==> flow/design.v <==
module ALU(
    input [7:0] reg_data_A,      
    input [7:0] reg_data_B,
    input [3:0] ALU_Sel,
    output reg [3:0] NZVC,   
    output reg [7:0] Result
);
    reg [8:0] temp;   
	localparam ADD = 4'd0, SUB = 4'd1,
			LAND= 4'd2, LOR = 4'd3,
			BAND= 4'd4, BOR = 4'd5, XOR = 4'd6,
			INC = 4'd7, DEC = 4'd8;
	always @* begin
        {Result, temp, NZVC} = {8'b0, 9'b0, 4'b0};
        case(ALU_Sel)
            ADD: temp = {1'b0, reg_data_A} + {1'b0, reg_data_B};                         
            SUB: temp = {1'b0, reg_data_A} - {1'b0, reg_data_B};            				  
            LAND: Result = reg_data_A != 0 && reg_data_B != 0 ? 8'h01 : 8'h00;           
            LOR: Result = reg_data_A != 0 || reg_data_B != 0 ? 8'h01 : 8'h00;             
            BAND: Result = reg_data_A & reg_data_B;            									 
            BOR: Result = reg_data_A | reg_data_B;                                        
            XOR: Result = reg_data_A ^ reg_data_B;                                        
            INC: temp = {1'b0, reg_data_A} + 9'b1;                                        
            DEC: temp = {1'b0, reg_data_A} - 9'b1;                                       
        endcase
		if (ALU_Sel==ADD || ALU_Sel==SUB || ALU_Sel==INC || ALU_Sel==DEC)
				Result = temp[7:0];
		NZVC[3] = Result[7];                  
        NZVC[2] = ~|Result;                   
        if (ALU_Sel==ADD || ALU_Sel==INC) begin
            NZVC[1] = (reg_data_A[7]^Result[7]) & ~(reg_data_A[7]^reg_data_B[7]);  
            NZVC[0] = temp[8];                                                     
        end
        else if (ALU_Sel==SUB || ALU_Sel==DEC) begin
            NZVC[1] = (reg_data_A[7]^Result[7]) &  (reg_data_A[7]^reg_data_B[7]);  
            NZVC[0] = temp[8];                                                     
        end
    end
endmodule
module register_file(
    input clk,
    input reset,
    input [3:0] read_addr_A,
    input [3:0] read_addr_B,
    input [3:0] write_addr,
    input [7:0] write_data,
    input write_enable,
    output [7:0] read_data_A,
    output [7:0] read_data_B
);
    reg [7:0] registers [0:15];
    integer i;
    always @(posedge clk) begin
        if (!reset) begin
            for (i = 0; i < 16; i = i + 1) begin
                registers[i] <= 8'h00;
            end
        end else if (write_enable) begin
            registers[write_addr] <= write_data;
        end
    end
    assign read_data_A = registers[read_addr_A];
    assign read_data_B = registers[read_addr_B];   
endmodule
module data_path (
    input  logic        clk,
    input  logic        reset,
    input  logic        IR_Load,
    input  logic        MAR_Load,
    input  logic        PC_Load,
    input  logic        PC_Inc,
    input  logic        CCR_Load,
    input  logic [1:0]  Bus1_Sel,
    input  logic [2:0]  Bus2_Sel,
    input  logic        addr_sel,         
	 input  logic [3:0]  ALU_Sel,
    input  logic [7:0]  from_memory,
    input  logic [7:0]  alu_result,
    input  logic [7:0]  reg_data_A,
    input  logic [7:0]  reg_data_B,
    input  logic [3:0]  NZVC,
    input  logic [7:0]  immediate_value, 
    input  logic [7:0]  address_value, 
    output logic [7:0]  address,
    output logic [7:0]  to_memory,
    output logic [7:0]  bus2_data,        
    output logic [3:0]  CCR_Result,
    output logic [7:0]  IR                
);
    logic [7:0] PC, MAR, IR_reg;
    logic [3:0] CCR;
	 logic [7:0] BUS1;
	 logic [7:0] BUS2;
    assign BUS1 = (Bus1_Sel == 2'd0) ? PC         :
                       (Bus1_Sel == 2'd1) ? reg_data_A :
                                           reg_data_B;
    assign BUS2 = (Bus2_Sel == 3'd0) ? alu_result     :
                       (Bus2_Sel == 3'd1) ? BUS1           :
                       (Bus2_Sel == 3'd2) ? from_memory    :
                       (Bus2_Sel == 3'd3) ? immediate_value:  
                       (Bus2_Sel == 3'd4) ? address_value  : 8'h00;
    assign bus2_data = BUS2;  
    always_ff @(posedge clk or negedge reset) begin
        if (!reset) begin
            PC      <= 8'h00;
            MAR     <= 8'h00;
            IR_reg  <= 8'h00;
            CCR     <= 4'h0;
        end
        else begin
            if (IR_Load) IR_reg <= BUS2;
            if (MAR_Load) MAR   <= BUS2;
            if (PC_Load)        PC <= BUS2;
            else if (PC_Inc)    PC <= PC + 1;
            if (CCR_Load)       CCR <= NZVC;
        end
    end
    assign IR       = IR_reg;
    assign address  = (addr_sel) ? MAR : PC;   
    assign to_memory= BUS1;
    assign CCR_Result = CCR;
endmodule
module control_unit (
    input logic clk,
    input logic reset,
    input logic [7:0] IR,
    input logic [7:0] from_memory,
    input logic [3:0] CCR_Result,
    output logic IR_Load,
    output logic MAR_Load,
    output logic PC_Load,
    output logic PC_Inc,
    output logic [3:0] reg_read_addr_A,
    output logic [3:0] reg_read_addr_B,
    output logic [3:0] reg_write_addr,
    output logic reg_write_enable,
    output logic [3:0] ALU_Sel,
    output logic CCR_Load,
    output logic [2:0] Bus2_Sel,
    output logic [1:0] Bus1_Sel,
    output logic ALU_B_Sel,
    output logic write,
    output logic [7:0] immediate_out,
    output logic [7:0] address_out,
    output logic addr_sel
);
    typedef enum logic [2:0] {
        FETCH, DECODE, EXECUTE, LOADSTORE, DATA, BRANCH
    } state_t;
    state_t state, next;
    logic [3:0] cycle_count;
    logic [7:0] reg_operand_1, reg_operand_2;
    logic LoadStoreOP, DataOP, BranchOP;
    always_ff @(posedge clk) begin
        if (state==FETCH && cycle_count==3) reg_operand_1 <= from_memory;  
        if (state==FETCH && cycle_count==5) reg_operand_2 <= from_memory;  
    end
    assign immediate_out = (IR[7:4]==4'h2) ? reg_operand_1 : reg_operand_2;
    assign address_out   = reg_operand_2;
    always_ff @(posedge clk or negedge reset) begin
        if (!reset) begin
            state <= FETCH;
            cycle_count <= 4'd0;
        end else if (state != next) begin
				 state <= next;
				 cycle_count <= 4'd0;
			end else
				 cycle_count <= cycle_count + 4'd1;
	 end
    always_comb begin
        next = state;
        unique case (state)
            FETCH: if (cycle_count==4'd5)
                        next = DECODE;
            DECODE: next = EXECUTE;
            EXECUTE: case(IR[7:4])
                          4'h8 : next = LOADSTORE;
                          4'h9 : next = DATA;
                          4'hA : next = LOADSTORE;
                          4'h2 : next = BRANCH;
                          default : next = FETCH;
                       endcase
            LOADSTORE: if ( (IR==8'h80) || cycle_count==3'd2)
							next = FETCH;
            DATA:      if (cycle_count==3'd0)
                            next = FETCH;
            BRANCH:    if (cycle_count==3'd1)
                            next = FETCH;
            default:   next = FETCH;
        endcase
    end
    typedef logic [24:0] ctrl_t;   
	 ctrl_t ctrl;
    function automatic ctrl_t CTL (
        input logic         a_sel, b_sel, wr, ccr_load, reg_we,
        input logic [3:0]   alu, reg_wa,
        input logic [1:0]   b1,
        input logic [2:0]   b2,
        input logic         pc_inc, pc_load, mar_load, ir_load
    );
        CTL = {a_sel, b_sel, wr, ccr_load, reg_we,
                alu, reg_wa, b1, b2, pc_inc, pc_load,
                mar_load, ir_load};
    endfunction
    localparam ctrl_t
        C_NOP  = CTL(1'b0,1'b0,1'b0,1'b0,1'b0, 4'd0,4'd0, 2'd0,3'd0, 1'b0,1'b0,1'b0,1'b0),
        CF0    = CTL(1'b0,1'b0,1'b0,1'b0,1'b0, 4'd0,4'd0, 2'd0,3'b001, 1'b0,1'b0,1'b1,1'b0),
        CF1    = CTL(1'b0,1'b0,1'b0,1'b0,1'b0, 4'd0,4'd0, 2'd0,3'b010, 1'b1,1'b0,1'b0,1'b1),
        CF2    = CF0,
        CF3    = CTL(1'b0,1'b0,1'b0,1'b0,1'b0, 4'd0,4'd0, 2'd0,3'b010, 1'b1,1'b0,1'b0,1'b0),
        CF4    = CF0,
        CF5    = CF3;
    function automatic ctrl_t INC_and_DEC (input logic inc, input logic [3:0] r);
        INC_and_DEC = CTL(1'b1, 1'b0,           
                   1'b1, 1'b1, 1'b1,         
                   inc ? 4'd7 : 4'd8,   
                   r,
                   2'd1, 3'd0,      
                   1'b0,1'b0,1'b0,1'b0);
    endfunction
    function automatic ctrl_t decode(
        input state_t       state,
        input logic [2:0]   cycle_count,
        input logic [7:0]   ir
    );
        ctrl_t c;
        logic [3:0] alu;
        logic pc_load;
        c = C_NOP;
         unique case (state)
            FETCH: case (cycle_count)
                    4'd0: c = CF0;
                    4'd1: c = CF1;
                    4'd2: c = CF2;
                    4'd3: c = CF3;
                    4'd4: c = CF4;
                    4'd5: c = CF5;
                endcase
            LOADSTORE: begin
                if ((ir==8'h80) && (cycle_count==3'b0)) begin               
                    c = CTL(1'b0,1'b0,1'b0,1'b0,1'b1, 4'd0, reg_operand_1[3:0], 2'd0,3'b011,1'b0,1'b0,1'b0,1'b0);
                end
                else if ((ir[7:4]==4'hA) && (cycle_count==3'b0)) begin      
                    c = CTL(1'b0,1'b0,1'b0,1'b0,1'b0, 4'd0,4'd0, 2'd0,3'b001, 1'b0,1'b0,1'b1,1'b0);
                end
                else if ((ir[7:4]==4'hA) && (cycle_count==3'd2)) begin                  
                    c = INC_and_DEC(ir==8'hA0, reg_operand_1[3:0]);
                end
            end
            DATA: if (cycle_count==4'd0) begin
                case (ir[2:0])
                    3'b000: alu = 4'd0;    
                    3'b001: alu = 4'd1;    
                    3'b010: alu = 4'd4;    
                    3'b011: alu = 4'd5;    
                    3'b100: alu = 4'd6;    
                    default: alu = 4'd0;
                endcase
                c = CTL(1'b0,1'b0,1'b0,1'b1,1'b1, alu, reg_operand_1[3:0], 2'd1, 3'd0, 1'b0,1'b0,1'b0,1'b0);
            end
            BRANCH: begin
                if (cycle_count==4'd0)
                    c = CTL(1'b1,1'b1,1'b0,1'b0,1'b0, 4'd0,4'd0, 2'd0,3'd0, 1'b0,1'b0,1'b0,1'b0);
                if (cycle_count==4'd1) begin
                    case (ir[2:0])
                        3'b000: pc_load = 1'b1;               
                        3'b011: pc_load = ~CCR_Result[2];     
                        3'b100: pc_load =  CCR_Result[2];     
                        default: pc_load = 1'b0;
                    endcase
                    c = CTL(1'b0,1'b0,1'b0,1'b0,1'b0, 4'd0,4'd0, 2'd0,3'd0, 1'b0, pc_load, 1'b0,1'b0);
                end
            end
            DECODE: ;
            EXECUTE: ;
            default: ;
        endcase
        decode = c;
    endfunction
    always_comb ctrl = decode(state, cycle_count, IR);
    assign { addr_sel, ALU_B_Sel, write, CCR_Load, reg_write_enable,
             ALU_Sel,
             reg_write_addr,
             Bus1_Sel, Bus2_Sel,
             PC_Inc, PC_Load, MAR_Load, IR_Load } = ctrl;
    assign reg_read_addr_A = (state==DATA || (state==LOADSTORE && IR[7:4]==4'hA)) ? reg_operand_1[3:0] : 4'd0;
    assign reg_read_addr_B = (state==DATA) ? reg_operand_2[3:0] : 4'd0;
endmodule
module cpu(
    input clk,
    input reset,
    output [7:0] address,
    input [7:0] from_memory,
    output write,
    output [7:0] to_memory
);
    wire        IR_Load;
    wire [7:0]  IR;
    wire        MAR_Load;
    wire        PC_Load;
    wire        PC_Inc;
    wire [3:0]  ALU_Sel;
    wire [3:0]  CCR_Result;
    wire        CCR_Load;
    wire [2:0]  Bus2_Sel;
    wire [1:0]  Bus1_Sel;
    wire [7:0]  immediate_value;
    wire [7:0]  address_value;
    wire        ALU_B_Sel;
    wire        addr_sel;        
    wire [3:0] reg_read_addr_A, reg_read_addr_B, reg_write_addr;
    wire [7:0] reg_read_data_A, reg_read_data_B, reg_write_data;
    wire reg_write_enable;
    wire [7:0] alu_result;
    wire [3:0] NZVC;
    control_unit control_unit1 (
        .clk(clk),
        .reset(reset),
        .IR_Load(IR_Load),
        .IR(IR),
        .MAR_Load(MAR_Load),
        .PC_Load(PC_Load),
        .PC_Inc(PC_Inc),
        .reg_read_addr_A(reg_read_addr_A),
        .reg_read_addr_B(reg_read_addr_B),
        .reg_write_addr(reg_write_addr),
        .reg_write_enable(reg_write_enable),
        .ALU_Sel(ALU_Sel),
        .CCR_Result(CCR_Result),
        .CCR_Load(CCR_Load),
        .Bus2_Sel(Bus2_Sel),
        .Bus1_Sel(Bus1_Sel),
        .ALU_B_Sel(ALU_B_Sel),
        .write(write),
        .from_memory(from_memory),
        .immediate_out(immediate_value),
        .address_out(address_value),
        .addr_sel(addr_sel)
    );
    data_path data_path1 (
        .clk(clk),
        .reset(reset),
        .IR_Load(IR_Load),
        .IR(IR),
        .MAR_Load(MAR_Load),
        .address(address),
        .PC_Load(PC_Load),
        .PC_Inc(PC_Inc),
        .ALU_Sel(ALU_Sel),
        .CCR_Result(CCR_Result),
        .CCR_Load(CCR_Load),
        .Bus2_Sel(Bus2_Sel),
        .Bus1_Sel(Bus1_Sel),
        .from_memory(from_memory),
        .to_memory(to_memory),
        .bus2_data(reg_write_data),
        .alu_result(alu_result),
        .reg_data_A(reg_read_data_A),
        .reg_data_B(reg_read_data_B),
        .NZVC(NZVC),
        .immediate_value(immediate_value),
        .address_value(address_value),
        .addr_sel(addr_sel)
    );
    register_file reg_file (
        .clk(clk),
        .reset(reset),
        .read_addr_A(reg_read_addr_A),
        .read_addr_B(reg_read_addr_B),
        .write_addr(reg_write_addr),
        .write_data(reg_write_data),
        .write_enable(reg_write_enable),
        .read_data_A(reg_read_data_A),
        .read_data_B(reg_read_data_B)
    );
    ALU alu1 (
        .reg_data_A(reg_read_data_A),
        .reg_data_B(reg_read_data_B),
        .ALU_Sel(ALU_Sel),
        .NZVC(NZVC),
        .Result(alu_result)
    );
endmodule
Reports on cpu
Module cpu before and after one edit of its RTL, step after step.
Lines under "orig" count in the file above, lines under "edited" in the edited file.
"delta": "edited" minus "orig" as printed here. "change_rel_pct": 100 x difference / "orig".
Operators: Yosys type, input widths -> output width; for muxes data width and select width s.
Library cell names are shortened.
{"block": "inputs", "top": "cpu", "clock_port": "clk", "lib": "sky130hd", "lib_corner": "tt_025C_1v80"}

The edit
Unified diff, file above to edited file.
The edit is scripted: it alters the design's behaviour and was not made to optimise anything.
begin of diff
@@ -374,10 +374,5 @@
         .read_data_B(reg_read_data_B)
     );
-    ALU alu1 (
-        .reg_data_A(reg_read_data_A),
-        .reg_data_B(reg_read_data_B),
-        .ALU_Sel(ALU_Sel),
-        .NZVC(NZVC),
-        .Result(alu_result)
-    );
-endmodule
+    assign NZVC = ALU_Sel;
+    assign alu_result = reg_read_data_A;
+endmodule
end of diff

Word-level counts
Counts by Yosys on the flattened word-level netlist (proc, flatten, opt, wreduce; memories kept). Register bits leave out memories and registers merged into their read ports (data or address). Print and check cells are left out. Cells with the same type and inputs are merged into one.
Yosys's memory passes give these memory sizes; they may raise the number of words (mostly to a power of two), join words into wider ones and drop unused or constant bits.
{"block": "op_classes", "item": "n_addsub", "orig": 6, "edited": 2, "delta": -4, "change_rel_pct": -66.67}
{"block": "op_classes", "item": "equal", "orig": 38, "edited": 30, "delta": -8, "change_rel_pct": -21.05}
{"block": "op_classes", "item": "mux", "orig": 47, "edited": 38, "delta": -9, "change_rel_pct": -19.15}
{"block": "op_classes", "item": "n_logic", "orig": 9, "edited": 1, "delta": -8, "change_rel_pct": -88.89}
{"block": "op_classes", "item": "reduce_and_logical", "orig": 30, "edited": 18, "delta": -12, "change_rel_pct": -40.00}
{"block": "ops", "operator": "$mux 1", "orig": 9, "edited": 3, "delta": -6, "change_rel_pct": -66.67}
{"block": "ops", "operator": "$logic_or 1x1->1", "orig": 8, "edited": 2, "delta": -6, "change_rel_pct": -75.00}
{"block": "ops", "operator": "$eq 4x3->1 const B", "orig": 5, "edited": 1, "delta": -4, "change_rel_pct": -80.00}
{"block": "ops", "operator": "$eq 4x2->1 const B", "orig": 5, "edited": 3, "delta": -2, "change_rel_pct": -40.00}
{"block": "ops", "operator": "$and 1x1->1", "orig": 2, "edited": 0, "delta": -2, "change_rel_pct": -100.00}
{"block": "ops", "operator": "$reduce_bool 8->1", "orig": 2, "edited": 0, "delta": -2, "change_rel_pct": -100.00}
{"block": "ops", "operator": "$xor 1x1->1", "orig": 2, "edited": 0, "delta": -2, "change_rel_pct": -100.00}
{"block": "ops", "operator": "$mux 8", "orig": 14, "edited": 13, "delta": -1, "change_rel_pct": -7.14}
{"block": "ops", "operator": "$logic_and 1x1->1", "orig": 7, "edited": 6, "delta": -1, "change_rel_pct": -14.29}
{"block": "ops", "operator": "$eq 4x4->1 const B", "orig": 4, "edited": 3, "delta": -1, "change_rel_pct": -25.00}
{"block": "ops", "operator": "$eq 4x1->1 const B", "orig": 2, "edited": 1, "delta": -1, "change_rel_pct": -50.00}
{"block": "ops", "operator": "$logic_not 4->1", "orig": 2, "edited": 1, "delta": -1, "change_rel_pct": -50.00}
{"block": "ops", "operator": "$not 1->1", "orig": 2, "edited": 1, "delta": -1, "change_rel_pct": -50.00}
{"block": "ops", "operator": "$add 8x1->9 const B", "orig": 1, "edited": 0, "delta": -1, "change_rel_pct": -100.00}
{"block": "ops", "operator": "$add 8x8->9", "orig": 1, "edited": 0, "delta": -1, "change_rel_pct": -100.00}
{"block": "ops", "operator": "$and 8x8->8", "orig": 1, "edited": 0, "delta": -1, "change_rel_pct": -100.00}
{"block": "ops", "operator": "$logic_not 1->1", "orig": 1, "edited": 0, "delta": -1, "change_rel_pct": -100.00}
{"block": "ops", "operator": "$or 8x8->8", "orig": 1, "edited": 0, "delta": -1, "change_rel_pct": -100.00}
{"block": "ops", "operator": "$pmux 8 s5", "orig": 1, "edited": 0, "delta": -1, "change_rel_pct": -100.00}
{"block": "ops", "operator": "$pmux 9 s4", "orig": 1, "edited": 0, "delta": -1, "change_rel_pct": -100.00}
{"block": "ops", "operator": "$reduce_or 8->1", "orig": 1, "edited": 0, "delta": -1, "change_rel_pct": -100.00}
{"block": "ops", "operator": "$sub 8x1->9 const B", "orig": 1, "edited": 0, "delta": -1, "change_rel_pct": -100.00}
{"block": "ops", "operator": "$sub 8x8->9", "orig": 1, "edited": 0, "delta": -1, "change_rel_pct": -100.00}
{"block": "ops", "operator": "$xor 8x8->8", "orig": 1, "edited": 0, "delta": -1, "change_rel_pct": -100.00}
{"block": "ops", "operator": "$eq 3x2->1 const B", "orig": 8, "edited": 8, "delta": 0, "change_rel_pct": 0.00}
{"block": "ops", "operator": "$eq 3x3->1 const B", "orig": 6, "edited": 6, "delta": 0, "change_rel_pct": 0.00}
{"block": "ops", "operator": "$mux 4", "orig": 6, "edited": 6, "delta": 0, "change_rel_pct": 0.00}
{"block": "ops", "operator": "$mux 22", "orig": 5, "edited": 5, "delta": 0, "change_rel_pct": 0.00}
Not every row of either side is listed.
{"block": "bits", "item": "reg_bits", "orig": 50, "edited": 50, "delta": 0, "change_rel_pct": 0.00}
{"block": "bits", "item": "ramBits", "orig": 128, "edited": 128, "delta": 0, "change_rel_pct": 0.00}
{"block": "bits", "item": "n_memories", "orig": 1, "edited": 1, "delta": 0, "change_rel_pct": 0.00}
{"block": "bits", "item": "out_inout_bits", "orig": 17, "edited": 17, "delta": 0, "change_rel_pct": 0.00}

Logic depth
Longest topological path by Yosys (ltp), each cell counted once; first at word level (registers and memories cut), then after technology mapping (sequential cells cut; the memories' decode and read muxes count).
{"block": "depth", "item": "depth_word", "orig": 15, "edited": 14, "delta": -1, "change_rel_pct": -6.67}
{"block": "depth", "item": "ABC_AREA", "orig": "0", "edited": "0"}
{"block": "depth", "item": "ltp_mapped", "orig": 25, "edited": 11, "delta": -14, "change_rel_pct": -56.00}
{"block": "depth", "item": "mapped_depth_nobuf", "orig": 20, "edited": 8, "delta": -12, "change_rel_pct": -60.00}

Mapped cells and area
The flow's flattened synthesis, as Yosys stat reports it; memories are mapped. The netlist is that of the ABC_AREA named above (0 if unset); the other value can give another one.
{"block": "synth_totals", "item": "stdcells", "orig": 1031, "edited": 744, "delta": -287, "change_rel_pct": -27.84}
{"block": "synth_totals", "item": "area_um2", "orig": 10887.9, "edited": 8828.5, "delta": -2059.4, "change_rel_pct": -18.91}
{"block": "synth_totals", "item": "sequential_area_um2", "orig": 5124.9, "edited": 5124.9, "delta": 0.0, "change_rel_pct": 0.00}
{"block": "synth_totals", "item": "flip_flops", "orig": 176, "edited": 176, "delta": 0, "change_rel_pct": 0.00}
{"block": "synth_totals", "item": "n_buf", "orig": 76, "edited": 49, "delta": -27, "change_rel_pct": -35.53}
{"block": "by_type", "cell": "o21ai_0", "orig": 56, "edited": 11, "delta": -45, "change_rel_pct": -80.36}
{"block": "by_type", "cell": "nand2_1", "orig": 82, "edited": 45, "delta": -37, "change_rel_pct": -45.12}
{"block": "by_type", "cell": "ha_1", "orig": 30, "edited": 5, "delta": -25, "change_rel_pct": -83.33}
{"block": "by_type", "cell": "a21oi_1", "orig": 53, "edited": 33, "delta": -20, "change_rel_pct": -37.74}
{"block": "by_type", "cell": "a211oi_1", "orig": 20, "edited": 3, "delta": -17, "change_rel_pct": -85.00}
{"block": "by_type", "cell": "inv_1", "orig": 24, "edited": 8, "delta": -16, "change_rel_pct": -66.67}
{"block": "by_type", "cell": "o221ai_1", "orig": 15, "edited": 0, "delta": -15, "change_rel_pct": -100.00}
{"block": "by_type", "cell": "o211ai_1", "orig": 16, "edited": 2, "delta": -14, "change_rel_pct": -87.50}
{"block": "by_type", "cell": "clkbuf_1", "orig": 28, "edited": 18, "delta": -10, "change_rel_pct": -35.71}
{"block": "by_type", "cell": "mux4_2", "orig": 26, "edited": 16, "delta": -10, "change_rel_pct": -38.46}
{"block": "by_type", "cell": "a21oi_2", "orig": 11, "edited": 1, "delta": -10, "change_rel_pct": -90.91}
{"block": "by_type", "cell": "a21o_1", "orig": 9, "edited": 1, "delta": -8, "change_rel_pct": -88.89}
{"block": "by_type", "cell": "mux2_2", "orig": 26, "edited": 33, "delta": 7, "change_rel_pct": 26.92}
{"block": "by_type", "cell": "nand3_1", "orig": 22, "edited": 15, "delta": -7, "change_rel_pct": -31.82}
{"block": "by_type", "cell": "buf_6", "orig": 10, "edited": 3, "delta": -7, "change_rel_pct": -70.00}
{"block": "by_type", "cell": "buf_2", "orig": 24, "edited": 18, "delta": -6, "change_rel_pct": -25.00}
{"block": "by_type", "cell": "xnor2_1", "orig": 9, "edited": 3, "delta": -6, "change_rel_pct": -66.67}
{"block": "by_type", "cell": "a22oi_1", "orig": 6, "edited": 0, "delta": -6, "change_rel_pct": -100.00}
Not every row of either side is listed.
By module: a second synthesis without flattening, with its own total; a netlist apart from the flattened one above.
{"block": "hier_totals", "item": "hier_cells", "orig": 986, "edited": 748, "delta": -238, "change_rel_pct": -24.14}
{"block": "hier_totals", "item": "area_unflattened_um2", "orig": 11781.3, "edited": 10176.0, "delta": -1605.3, "change_rel_pct": -13.63}
Each row is one instance without its submodules.
{"block": "modules_orig", "mod": "register_file", "n_inst": 1, "cells": 445, "area_um2": 6930.4}
{"block": "modules_orig", "mod": "data_path", "n_inst": 1, "cells": 165, "area_um2": 1801.7}
{"block": "modules_orig", "mod": "ALU", "n_inst": 1, "cells": 235, "area_um2": 1535.2}
{"block": "modules_orig", "mod": "control_unit", "n_inst": 1, "cells": 141, "area_um2": 1514.0}
{"block": "modules_orig", "mod": "cpu", "n_inst": 1, "cells": 0, "area_um2": 0.0}
{"block": "modules_edited", "mod": "register_file", "n_inst": 1, "cells": 445, "area_um2": 6930.4}
{"block": "modules_edited", "mod": "data_path", "n_inst": 1, "cells": 165, "area_um2": 1801.7}
{"block": "modules_edited", "mod": "control_unit", "n_inst": 1, "cells": 138, "area_um2": 1443.9}
{"block": "modules_edited", "mod": "cpu", "n_inst": 1, "cells": 0, "area_um2": 0.0}

Path before layout
OpenSTA on the mapped netlist: ideal clock, no wires. The path of least setup slack (recovery checks aside). Input and output delay are each 20% of the period. Register names are those of the netlist, which keeps one name where synthesis merged equal registers.
{"block": "synth_path", "item": "path_kind", "orig": "reg2reg", "edited": "reg2out"}
{"block": "synth_path", "item": "startpoint", "orig": "reg control_unit1.state[0]", "edited": "reg data_path1.IR_reg[4]"}
{"block": "synth_path", "item": "endpoint", "orig": "mem reg_file.registers[11][7]", "edited": "out address[0]"}
{"block": "synth_path", "item": "period_ns", "orig": 7.0, "edited": 7.0, "delta": 0.0, "change_rel_pct": 0.00}
{"block": "synth_path", "item": "output_delay_ns", "edited": 1.400}
{"block": "synth_path", "item": "setup_ns", "orig": 0.266}
{"block": "synth_path", "item": "t_first_pin_ns", "orig": 0.000, "edited": 0.000, "delta": 0.000}
{"block": "synth_path", "item": "t_arrival_ns", "orig": 4.647, "edited": 2.292, "delta": -2.355, "change_rel_pct": -50.68}
{"block": "synth_path", "item": "required_ns", "orig": 6.734, "edited": 5.600, "delta": -1.134, "change_rel_pct": -16.84}
{"block": "synth_path", "item": "setup_slack_ns", "orig": 2.087, "edited": 3.308, "delta": 1.221}
{"block": "synth_path", "item": "delay_ns", "orig": 4.913, "edited": 2.292, "delta": -2.621, "change_rel_pct": -53.35}
{"block": "synth_path", "item": "path_stages", "orig": 22, "edited": 6, "delta": -16, "change_rel_pct": -72.73}
{"block": "synth_path", "item": "path_buffers", "orig": 3, "edited": 0, "delta": -3, "change_rel_pct": -100.00}
{"block": "synth_path", "item": "period_less_setup_slack_ns", "orig": 4.913, "edited": 3.692, "delta": -1.221, "change_rel_pct": -24.85}
"delay_ns" is the arrival time less input delay plus setup time.
A path that ends at an output port has no setup time.
"path_stages": output pins that drive a net of the path, with the launching flip-flop's if there is one; two outputs of one cell count as two.
"period_less_setup_slack_ns" is the clock period less the worst setup slack; recovery checks do not enter. This is arithmetic on one report: input and output delays are still those of the set period (20% each).
The rows between start and end are the longest chain of elaborated cells between them; the timing report does not say that the signal goes this way. Where chains are equally long, one stands for them.
Each line given opens the expression or statement behind the cell; cells for indexed reads and writes are added by Yosys, which also makes memories of some case tables.
{"block": "synth_between_orig", "cell_sequence": "dfrtp_1 > buf_2 > nor4bb_1 > buf_4 > mux2_2 > a221oi_1 > a22oi_2 > inv_2 > ha_1 > a221oi_1 > ha_1 > nor2b_1 > o2111ai_1 > nand3_1 > o41ai_1 > nor3_1 > mux2i_1 > a22oi_1 > a22o_1 > o21ai_4 > buf_6 > a21oi_2"}
{"block": "synth_rtl_orig", "item": "from (decl)", "line_no": 150, "rtl": "state_t state, next;"}
{"block": "synth_rtl_orig", "item": "from (assign)", "line_no": 162, "rtl": "state <= FETCH;"}
{"block": "synth_rtl_orig", "item": "from (assign)", "line_no": 165, "rtl": "state <= next;"}
{"block": "synth_rtl_orig", "item": "to (decl)", "line_no": 51, "rtl": "reg [7:0] registers [0:15];"}
orig: No chain of elaborated cells between the ends is given.
{"block": "synth_between_edited", "cell_sequence": "dfrtp_1 > or3b_4 > or2_4 > or3b_2 > a21oi_2 > mux2_2", "elab_chain_cells": 7, "cone_cells": 10, "classes_between": "eq/ne: 2; mux: 5; reduce/logical: 3"}
{"block": "synth_rtl_edited", "item": "from (decl)", "line_no": 90, "rtl": "logic [7:0] PC, MAR, IR_reg;"}
{"block": "synth_rtl_edited", "item": "from (assign)", "line_no": 107, "rtl": "IR_reg  <= 8'h00;"}
{"block": "synth_rtl_edited", "item": "from (assign)", "line_no": 111, "rtl": "if (IR_Load) IR_reg <= BUS2;"}
{"block": "synth_rtl_edited", "item": "$eq 4x4->1", "line_no": 246, "rtl": "else if ((ir[7:4]==4'hA) && (cycle_count==3'd2)) begin"}
{"block": "synth_rtl_edited", "item": "$logic_and 1x1->1", "line_no": 246}
{"block": "synth_rtl_edited", "item": "$mux 22", "line_no": 246}
{"block": "synth_rtl_edited", "item": "$mux 22", "line_no": 243, "rtl": "else if ((ir[7:4]==4'hA) && (cycle_count==3'b0)) begin"}
{"block": "synth_rtl_edited", "item": "$mux 22", "line_no": 240, "rtl": "if ((ir==8'h80) && (cycle_count==3'b0)) begin"}
{"block": "synth_rtl_edited", "item": "$pmux 22 s4", "line_no": 230, "rtl": "unique case (state)"}
{"block": "synth_rtl_edited", "item": "$mux 8", "line_no": 119, "rtl": "assign address  = (addr_sel) ? MAR : PC;"}
{"block": "synth_rtl_edited", "item": "to (decl)", "line_no": 292, "rtl": "output [7:0] address,"}

Timing after layout
Path of least setup slack in the final report of each run of pair A (OpenROAD, finished layout, wires in). Where an end is a register, its clock arrival counts in the times.
{"block": "layout_path", "item": "path_kind", "orig": "reg2reg", "edited": "reg2out"}
{"block": "layout_path", "item": "startpoint", "orig": "reg control_unit1.state[2]", "edited": "reg data_path1.IR_reg[4]"}
{"block": "layout_path", "item": "endpoint", "orig": "mem reg_file.registers[1][7]", "edited": "out to_memory[4]"}
{"block": "layout_path", "item": "period_ns", "orig": 6.25, "edited": 6.25, "delta": 0.00, "change_rel_pct": 0.00}
{"block": "layout_path", "item": "output_delay_ns", "edited": 1.25}
{"block": "layout_path", "item": "setup_ns", "orig": 0.29}
{"block": "layout_path", "item": "t_first_pin_ns", "orig": 0.43, "edited": 0.43, "delta": 0.00, "change_rel_pct": 0.00}
{"block": "layout_path", "item": "t_arrival_ns", "orig": 6.03, "edited": 3.69, "delta": -2.34, "change_rel_pct": -38.81}
{"block": "layout_path", "item": "required_ns", "orig": 6.40, "edited": 5.00, "delta": -1.40, "change_rel_pct": -21.88}
{"block": "layout_path", "item": "setup_slack_ns", "orig": 0.37, "edited": 1.31, "delta": 0.94}
{"block": "layout_path", "item": "path_stages", "orig": 21, "edited": 7, "delta": -14, "change_rel_pct": -66.67}
{"block": "layout_path", "item": "path_buffers", "orig": 2, "edited": 1, "delta": -1, "change_rel_pct": -50.00}
The rows between start and end are the longest chain of elaborated cells between them; the timing report does not say that the signal goes this way. Where chains are equally long, one stands for them.
{"block": "layout_between_orig", "cell_sequence": "dfrtp_1 > nand4bb_2 > buf_4 > a221oi_1 > a211o_1 > a22oi_2 > inv_2 > ha_1 > a221oi_1 > ha_1 > nor2b_1 > o2111ai_1 > nand3_1 > o41ai_1 > nor3_1 > mux2i_1 > a22oi_1 > a22o_1 > o21ai_4 > buf_4 > a21oi_1"}
{"block": "layout_rtl_orig", "item": "from (decl)", "line_no": 150, "rtl": "state_t state, next;"}
{"block": "layout_rtl_orig", "item": "from (assign)", "line_no": 162, "rtl": "state <= FETCH;"}
{"block": "layout_rtl_orig", "item": "from (assign)", "line_no": 165, "rtl": "state <= next;"}
{"block": "layout_rtl_orig", "item": "to (decl)", "line_no": 51, "rtl": "reg [7:0] registers [0:15];"}
orig: No chain of elaborated cells between the ends is given.
{"block": "layout_between_edited", "cell_sequence": "dfrtp_1 > or3b_4 > o21bai_2 > nand2_1 > o32ai_1 > mux2_2 > clkdlybuf4s50_1", "elab_chain_cells": 9, "cone_cells": 17, "classes_between": "eq/ne: 3; mux: 7; reduce/logical: 6; memory: 1"}
{"block": "layout_rtl_edited", "item": "from (decl)", "line_no": 90, "rtl": "logic [7:0] PC, MAR, IR_reg;"}
{"block": "layout_rtl_edited", "item": "from (assign)", "line_no": 107, "rtl": "IR_reg  <= 8'h00;"}
{"block": "layout_rtl_edited", "item": "from (assign)", "line_no": 111, "rtl": "if (IR_Load) IR_reg <= BUS2;"}
{"block": "layout_rtl_edited", "item": "$eq 4x4->1", "line_no": 246, "rtl": "else if ((ir[7:4]==4'hA) && (cycle_count==3'd2)) begin"}
{"block": "layout_rtl_edited", "item": "$logic_and 1x1->1", "line_no": 246}
{"block": "layout_rtl_edited", "item": "$mux 22", "line_no": 246}
{"block": "layout_rtl_edited", "item": "$mux 22", "line_no": 243, "rtl": "else if ((ir[7:4]==4'hA) && (cycle_count==3'b0)) begin"}
{"block": "layout_rtl_edited", "item": "$mux 22", "line_no": 240, "rtl": "if ((ir==8'h80) && (cycle_count==3'b0)) begin"}
{"block": "layout_rtl_edited", "item": "$pmux 22 s4", "line_no": 230, "rtl": "unique case (state)"}
{"block": "layout_rtl_edited", "item": "$eq 2x1->1", "line_no": 95, "rtl": "(Bus1_Sel == 2'd1) ? reg_data_A :"}
{"block": "layout_rtl_edited", "item": "$mux 8", "line_no": 95}
{"block": "layout_rtl_edited", "item": "$mux 8", "line_no": 94, "rtl": "assign BUS1 = (Bus1_Sel == 2'd0) ? PC         :"}
{"block": "layout_rtl_edited", "item": "to (decl)", "line_no": 295, "rtl": "output [7:0] to_memory"}

Layout results
Both versions went through the flow (Yosys, OpenROAD) with the same settings in each pair. Constraints: input delay and output delay 20% of the set period each, output load 0.01 pF.
{"block": "flow_settings_pair_A", "CORE_UTILIZATION": 40, "period_ns": 6.25, "CAP_MARGIN": 20, "CORE_MARGIN": 2, "SLEW_MARGIN": 20}
{"block": "measured_pair_A", "item": "synth_area_um2", "orig": 10887.9, "edited": 8828.5, "delta": -2059.4, "change_rel_pct": -18.91}
{"block": "measured_pair_A", "item": "final_die_area_um2", "orig": 28555.9, "edited": 23276.1, "delta": -5279.8, "change_rel_pct": -18.49}
{"block": "measured_pair_A", "item": "final_cell_area_um2", "orig": 12079.1, "edited": 9878.2, "delta": -2200.9, "change_rel_pct": -18.22}
{"block": "measured_pair_A", "item": "final_setup_ws_ns", "orig": 0.370, "edited": 1.306, "delta": 0.936}
{"block": "measured_pair_A", "item": "final_hold_ws_ns", "orig": 0.499, "edited": 0.495, "delta": -0.004}
{"block": "measured_pair_A", "item": "period_less_ws_ns", "orig": 5.880, "edited": 4.944, "delta": -0.936, "change_rel_pct": -15.92}
{"block": "flow_settings_pair_B", "CELL_PAD_IN_SITES_DETAIL_PLACEMENT": 2, "CORE_UTILIZATION": 50, "GPL_TIMING_DRIVEN": 1, "PLACE_DENSITY_LB_ADDON": 0.27, "SLEW_MARGIN": 35, "TNS_END_PERCENT": 35, "period_ns": 8.52, "CAP_MARGIN": 20, "CORE_MARGIN": 2}
{"block": "measured_pair_B", "item": "synth_area_um2", "orig": 10887.9, "edited": 8828.5, "delta": -2059.4, "change_rel_pct": -18.91}
{"block": "measured_pair_B", "item": "final_die_area_um2", "orig": 22971.9, "edited": 18736.1, "delta": -4235.8, "change_rel_pct": -18.44}
{"block": "measured_pair_B", "item": "final_cell_area_um2", "orig": 11871.4, "edited": 9950.8, "delta": -1920.6, "change_rel_pct": -16.18}
{"block": "measured_pair_B", "item": "final_setup_ws_ns", "orig": 0.191, "edited": 2.404, "delta": 2.213}
{"block": "measured_pair_B", "item": "final_hold_ws_ns", "orig": 0.581, "edited": 0.549, "delta": -0.032}
{"block": "measured_pair_B", "item": "period_less_ws_ns", "orig": 8.329, "edited": 6.116, "delta": -2.213, "change_rel_pct": -26.57}
"period_less_ws_ns" = clock period - worst setup slack. The figure is calculated, with input and output delays left at 20% of the set period.
